==> flow/design.v <==
module DCIM (
    input clk,
    input rst_n,
    input in_valid,
    input [127:0] in_data1,
    input [127:0] in_data2,
    input [127:0] in_data3,
    input [127:0] in_data4, 
    output reg out_valid,
    output reg [12:0] O1,
    output reg [12:0] O2,
    output reg [12:0] O3,
    output reg [12:0] O4
);
reg [127:0] in_data1_dff, in_data2_dff, in_data3_dff, in_data4_dff;
always @(posedge clk) begin
    in_data1_dff <= in_data1;
    in_data2_dff <= in_data2;
    in_data3_dff <= in_data3;
    in_data4_dff <= in_data4;
end
reg in_valid_dff, in_valid_d2, in_valid_d3, in_valid_d4, in_valid_d5, in_valid_d6, in_valid_d7, in_valid_d8;
reg [1:0] cnt;
always @(posedge clk or negedge rst_n) begin
    if (!rst_n) begin
        in_valid_dff <= 1'b0;
        in_valid_d2 <= 1'b0;
        in_valid_d3 <= 1'b0;
        in_valid_d4 <= 1'b0;
        in_valid_d5 <= 1'b0;
        in_valid_d6 <= 1'b0;
        in_valid_d7 <= 1'b0;
        in_valid_d8 <= 1'b0;
    end
    else begin
        in_valid_dff <= in_valid;
        in_valid_d2 <= in_valid_dff;
        in_valid_d3 <= in_valid_d2;
        in_valid_d4 <= in_valid_d3;
        in_valid_d5 <= in_valid_d4;
        in_valid_d6 <= in_valid_d5;
        in_valid_d7 <= in_valid_d6;
        in_valid_d8 <= in_valid_d7;
    end
end
reg [4:0] sum1_1 [0:15], sum2_1 [0:15], sum3_1 [0:15], sum4_1 [0:15];
reg [5:0] sum1_2 [0:7], sum2_2 [0:7], sum3_2 [0:7], sum4_2 [0:7];
reg [6:0] sum1_3 [0:3], sum2_3 [0:3], sum3_3 [0:3], sum4_3 [0:3];
reg [7:0] sum1_4 [0:1], sum2_4 [0:1], sum3_4 [0:1], sum4_4 [0:1];
reg [8:0] sum1_5, sum2_5, sum3_5, sum4_5;
generate
    genvar i_1;
    for (i_1 = 0; i_1 < 16; i_1 = i_1 + 1) begin
        always @(posedge clk) begin
            sum1_1[i_1] <= in_data1_dff[127-i_1*8:124-i_1*8] + in_data1_dff[123-i_1*8:120-i_1*8];
            sum2_1[i_1] <= in_data2_dff[127-i_1*8:124-i_1*8] + in_data2_dff[123-i_1*8:120-i_1*8];
            sum3_1[i_1] <= in_data3_dff[127-i_1*8:124-i_1*8] + in_data3_dff[123-i_1*8:120-i_1*8];
            sum4_1[i_1] <= in_data4_dff[127-i_1*8:124-i_1*8] + in_data4_dff[123-i_1*8:120-i_1*8];
        end
    end
endgenerate
generate
    genvar i_2;
    for (i_2 = 0; i_2 < 8; i_2 = i_2 + 1) begin
        always @(posedge clk) begin
            sum1_2[i_2] <= sum1_1[i_2*2] + sum1_1[i_2*2+1];
            sum2_2[i_2] <= sum2_1[i_2*2] + sum2_1[i_2*2+1];
            sum3_2[i_2] <= sum3_1[i_2*2] + sum3_1[i_2*2+1];
            sum4_2[i_2] <= sum4_1[i_2*2] + sum4_1[i_2*2+1];
        end
    end
endgenerate
generate
    genvar i_3;
    for (i_3 = 0; i_3 < 4; i_3 = i_3 + 1) begin
        always @(posedge clk) begin
            sum1_3[i_3] <= sum1_2[i_3*2] + sum1_2[i_3*2+1];
            sum2_3[i_3] <= sum2_2[i_3*2] + sum2_2[i_3*2+1];
            sum3_3[i_3] <= sum3_2[i_3*2] + sum3_2[i_3*2+1];
            sum4_3[i_3] <= sum4_2[i_3*2] + sum4_2[i_3*2+1];
        end
    end
endgenerate
generate
    genvar i_4;
    for (i_4 = 0; i_4 < 2; i_4 = i_4 + 1) begin
        always @(posedge clk) begin
            sum1_4[i_4] <= sum1_3[i_4*2] + sum1_3[i_4*2+1];
            sum2_4[i_4] <= sum2_3[i_4*2] + sum2_3[i_4*2+1];
            sum3_4[i_4] <= sum3_3[i_4*2] + sum3_3[i_4*2+1];
            sum4_4[i_4] <= sum4_3[i_4*2] + sum4_3[i_4*2+1];
        end
    end
endgenerate
always @(posedge clk) begin
    sum1_5 <= sum1_4[0] + sum1_4[1];
    sum2_5 <= sum2_4[0] + sum2_4[1];
    sum3_5 <= sum3_4[0] + sum3_4[1];
    sum4_5 <= sum4_4[0] + sum4_4[1];
end
always @(posedge clk or negedge rst_n) begin
    if (!rst_n) begin
        cnt <= 2'd0;
    end
    else begin
        if (in_valid_d6) begin
            cnt <= cnt + 1;
        end
    end
end
reg [12:0] sum1, sum2, sum3, sum4;
always @(posedge clk or negedge rst_n) begin
    if (!rst_n) begin
        sum1 <= 13'b0;
        sum2 <= 13'b0;
        sum3 <= 13'b0;
        sum4 <= 13'b0;
    end
    else begin
        if (in_valid_d6) begin
            if (~|cnt) begin
                sum1 <= sum1_5;
                sum2 <= sum2_5;
                sum3 <= sum3_5;
                sum4 <= sum4_5;
            end else begin
                sum1 <= {sum1[11:0], 1'b0} + sum1_5;
                sum2 <= {sum2[11:0], 1'b0} + sum2_5;
                sum3 <= {sum3[11:0], 1'b0} + sum3_5;
                sum4 <= {sum4[11:0], 1'b0} + sum4_5;
            end
        end
    end
end
always @(posedge clk or negedge rst_n) begin
    if (!rst_n) begin
        O1 <= 13'b0;
        O2 <= 13'b0;
        O3 <= 13'b0;
        O4 <= 13'b0;
    end
    else begin
        if (in_valid_d7 & ~|cnt) begin
            O1 <= sum1;
            O2 <= sum2;
            O3 <= sum3;
            O4 <= sum4;
        end 
        else begin
            O1 <= 13'b0;
            O2 <= 13'b0;
            O3 <= 13'b0;
            O4 <= 13'b0;
        end
    end
end
always @(posedge clk or negedge rst_n) begin
    if (!rst_n) begin
        out_valid <= 1'b0;
    end
    else begin
        if (in_valid_d7 & ~|cnt) begin
            out_valid <= 1'b1;
        end
        else begin
            out_valid <= 1'b0;
        end
    end
end
endmodule
# From RTL to reports: DCIM
# What the tools print for DCIM, step after step.
# Lines are those of the file above, counted from 1.
# Operators: Yosys type, input widths -> output width; for muxes data width and select width s.
# Library cell names are shortened.
# A cell with -- has no value.
[inputs]
design = "DCIM"
clock = "clk"
library = "sky130hd"
corner = "tt_025C_1v80"

# Word level
# Source: Yosys, flattened and elaborated. Widths are those after wreduce; folded enables and synchronous resets count as part of the registers. Registers that Yosys merges into a memory's read port (data or address) are not register bits. Print and check cells do not count. Equal cells are merged and count once.
[classes]
mux = 9
n_logic = 1
add_sub_neg = 129
reduce_and_logical = 2
[ops]
columns = ["op", "count"]
rows = [
  ["$add 4x4->5", 64],
  ["$add 5x5->6", 32],
  ["$add 6x6->7", 16],
  ["$mux 13", 8],
  ["$add 7x7->8", 8],
  ["$add 13x9->13", 4],
  ["$add 8x8->9", 4],
  ["$add 2x1->2 const B", 1],
  ["$reduce_or 2->1", 1],
  ["$and 1x1->1", 1],
  ["$logic_not 1->1", 1],
  ["$mux 1", 1],
]
[word_totals]
regBits = 1350
wordCells = 286
inputBits = 515
out_inout_bits = 53

# Depth
# Depth = most cells in a row (Yosys ltp): at word level without a register or memory, in the mapped netlist without a sequential cell, where the memories' decode and read muxes count.
[logic_depth]
ltp_word = 4
ABC_AREA = 1
mapped_depth = 11
mapped_depth_nobuf = 11

# Netlist
# Source: synth_stat.txt of the flow (Yosys; design flattened, memories mapped). It holds for the ABC_AREA given above (unset counts as 0); a run with the other value may have another netlist.
# Totals and module areas in this step are rounded.
[mapped]
n_buf = 23
seqArea_mm2 = 0.0276
cells = 4671
ffs = 1350
mapped_area_mm2 = 0.0509
[types]
columns = ["cell", "count", "type_area_um2"]
rows = [
  ["dfxtp_1", 1236, 2.47E+04],
  ["ha_1", 633, 7.92E+03],
  ["dfrtp_1", 114, 2.85E+03],
  ["fa_1", 128, 2.56E+03],
  ["nand2_1", 619, 2.32E+03],
  ["inv_1", 613, 2.3E+03],
  ["xor2_1", 249, 2.18E+03],
  ["a21oi_1", 308, 1.54E+03],
  ["nand3_1", 210, 1.05E+03],
  ["xnor2_1", 90, 788.256],
  ["o21ai_0", 155, 775.744],
  ["nor2_1", 99, 371.606],
  ["o21bai_1", 36, 270.259],
  ["a21o_1", 31, 232.723],
  ["nand4_1", 33, 206.448],
  ["o211ai_1", 20, 150.144],
  ["o21a_1", 13, 97.594],
  ["buf_2", 15, 75.072],
]
# Not listed: further types 14, cells in them 69.

# Timing after synthesis
# Path of least setup slack by OpenSTA after synthesis, without wires, with an ideal clock, recovery checks aside; 20% of the period is set as input and as output delay. Where synthesis merged equal registers, the netlist keeps one of their names.
[synth_path]
kind = "register to register"
start = "register sum1_3[0][0]"
end = "register sum1_4[0][6]"
t_required_ns = 2.283
tclk_ns = 2.4
n_path_buf = 0
path_stages = 11
launch_ns = 0.000
delay_ns = 1.586
slack_ns = 0.815
setup_time_ns = 0.117
t_arrival_ns = 1.469
period_less_setup_slack_ns = 1.585
# "delay_ns" is the arrival time less input delay plus setup time.
# "path_stages" counts driving pins, that of a launching flip-flop among them; a cell with two outputs on the path counts twice.
# "period_less_setup_slack_ns" is the clock period less the worst setup slack; recovery checks do not enter. This is arithmetic on one report: input and output delays are still those of the set period (20% each).
# Between the ends stands the longest chain of elaborated cells between them, by number of cells; it is not shown to be the way that was timed. Of several equally long chains one is given.
# Each line given opens the expression or statement behind the cell; cells for indexed reads and writes are added by Yosys, which also makes memories of some case tables.
[synth_via]
cell_sequence = "dfxtp_1 > ha_1 > inv_1 > fa_1 > nand3b_1 > nand2_1 > nand2_1 > a21boi_1 > nor2_1 > nand2_1 > nand2_1"
elab_chain_len = 1
cells_between = 1
lines_between = 1
cone_classes = "1 x add/sub"
[synth_lines]
columns = ["element", "line", "rtl"]
rows = [
  ["start, declared", 48, "reg [6:0] sum1_3 [0:3], sum2_3 [0:3], sum3_3 [0:3], sum4_3 [0:3];"],
  ["start, assigned", 77, "sum1_3[i_3] <= sum1_2[i_3*2] + sum1_2[i_3*2+1];"],
  ["$add 7x7->8", 88, "sum1_4[i_4] <= sum1_3[i_4*2] + sum1_3[i_4*2+1];"],
  ["end, assigned", 88, ""],
  ["end, declared", 49, "reg [7:0] sum1_4 [0:1], sum2_4 [0:1], sum3_4 [0:1], sum4_4 [0:1];"],
]

# Worst path after layout
# Path of least setup slack in the final report of job 1 (OpenROAD, finished layout, wires in). Where an end is a register, its clock arrival counts in the times.
[layout_path]
kind = "register to output"
start = "register O2[1]"
end = "output O2[1]"
slack_ns = 0.80
path_stages = 2
t_required_ns = 2.44
n_path_buf = 1
tclk_ns = 3.05
t_arrival_ns = 1.64
out_delay_ns = 0.61
launch_ns = 0.70
# At most two assigning lines are given for a register; there are more.
[layout_via]
cell_sequence = "dfrtp_1 > clkdlybuf4s50_1"
elab_chain_len = 0
cells_between = 0
lines_between = 0
[layout_lines]
columns = ["element", "line", "rtl"]
rows = [
  ["start, declared", 11, "output reg [12:0] O2,"],
  ["start, assigned", 138, "O2 <= 13'b0;"],
  ["start, assigned", 145, "O2 <= sum2;"],
  ["end, declared", 11, ""],
]

# 3 stored runs of DCIM in the flow (synthesis by Yosys, layout by OpenROAD, sky130hd cells), in arbitrary order. Constraints: input delay and output delay 20% of the set period each, output load 0.01 pF.
# "clock_period_reached_ns" = clock period - worst setup slack. The figure is calculated, with input and output delays left at 20% of the set period.
# "design_power_uw": no workload was simulated; the value follows from the tool's default switching activity.
# Measured values are rounded.

[[run]]
name = "job 1"
[run.settings]
ABC_AREA = 1
CORE_MARGIN = 3
CORE_UTILIZATION = 47
CTS_CLUSTER_DIAMETER = 372
GPL_ROUTABILITY_DRIVEN = 1
GPL_TIMING_DRIVEN = 0
MAX_ROUTING_LAYER = "met4"
MIN_ROUTING_LAYER = "met1"
PLACE_DENSITY_LB_ADDON = 0.0
SETUP_SLACK_MARGIN = -0.03
SLEW_MARGIN = 15
TNS_END_PERCENT = 90
period_ns = 3.05
CAP_MARGIN = 20
[run.results]
fin_tns_ns = 0.000
synth_area_mm2 = 0.0509
worstSetupSlack_ns = 0.800
clock_period_reached_ns = 2.250
final_die_area_mm2 = 0.112
design_power_uw = 61300
layout_stdcell_area_mm2 = 0.0633

[[run]]
name = "job 2"
[run.settings]
ABC_AREA = 1
CAP_MARGIN = 10
CORE_MARGIN = 3
CORE_UTILIZATION = 47
CTS_CLUSTER_DIAMETER = 372
GPL_ROUTABILITY_DRIVEN = 1
GPL_TIMING_DRIVEN = 0
HOLD_SLACK_MARGIN = -0.06
MAX_ROUTING_LAYER = "met4"
MIN_ROUTING_LAYER = "met2"
PLACE_DENSITY_LB_ADDON = 0.0
SETUP_SLACK_MARGIN = -0.03
SLEW_MARGIN = 40
TNS_END_PERCENT = 90
period_ns = 3.05
[run.results]
fin_tns_ns = 0.000
synth_area_mm2 = 0.0509
worstSetupSlack_ns = 0.620
clock_period_reached_ns = 2.430
final_die_area_mm2 = 0.112
design_power_uw = 60900
layout_stdcell_area_mm2 = 0.0629

[[run]]
name = "job 3"
[run.settings]
ABC_AREA = 1
CAP_MARGIN = 25
CELL_PAD_IN_SITES_DETAIL_PLACEMENT = 1
CORE_ASPECT_RATIO = 1.4
CORE_MARGIN = 3
CORE_UTILIZATION = 32
CTS_CLUSTER_DIAMETER = 372
GPL_ROUTABILITY_DRIVEN = 1
GPL_TIMING_DRIVEN = 1
MAX_ROUTING_LAYER = "met4"
MIN_ROUTING_LAYER = "met2"
PLACE_DENSITY_LB_ADDON = 0.0
SETUP_SLACK_MARGIN = 0.32
SLEW_MARGIN = 40
TNS_END_PERCENT = 90
period_ns = 3.05
[run.results]
fin_tns_ns = 0.000
synth_area_mm2 = 0.0509
worstSetupSlack_ns = 0.580
clock_period_reached_ns = 2.470
final_die_area_mm2 = 0.164
design_power_uw = 63600
layout_stdcell_area_mm2 = 0.0643
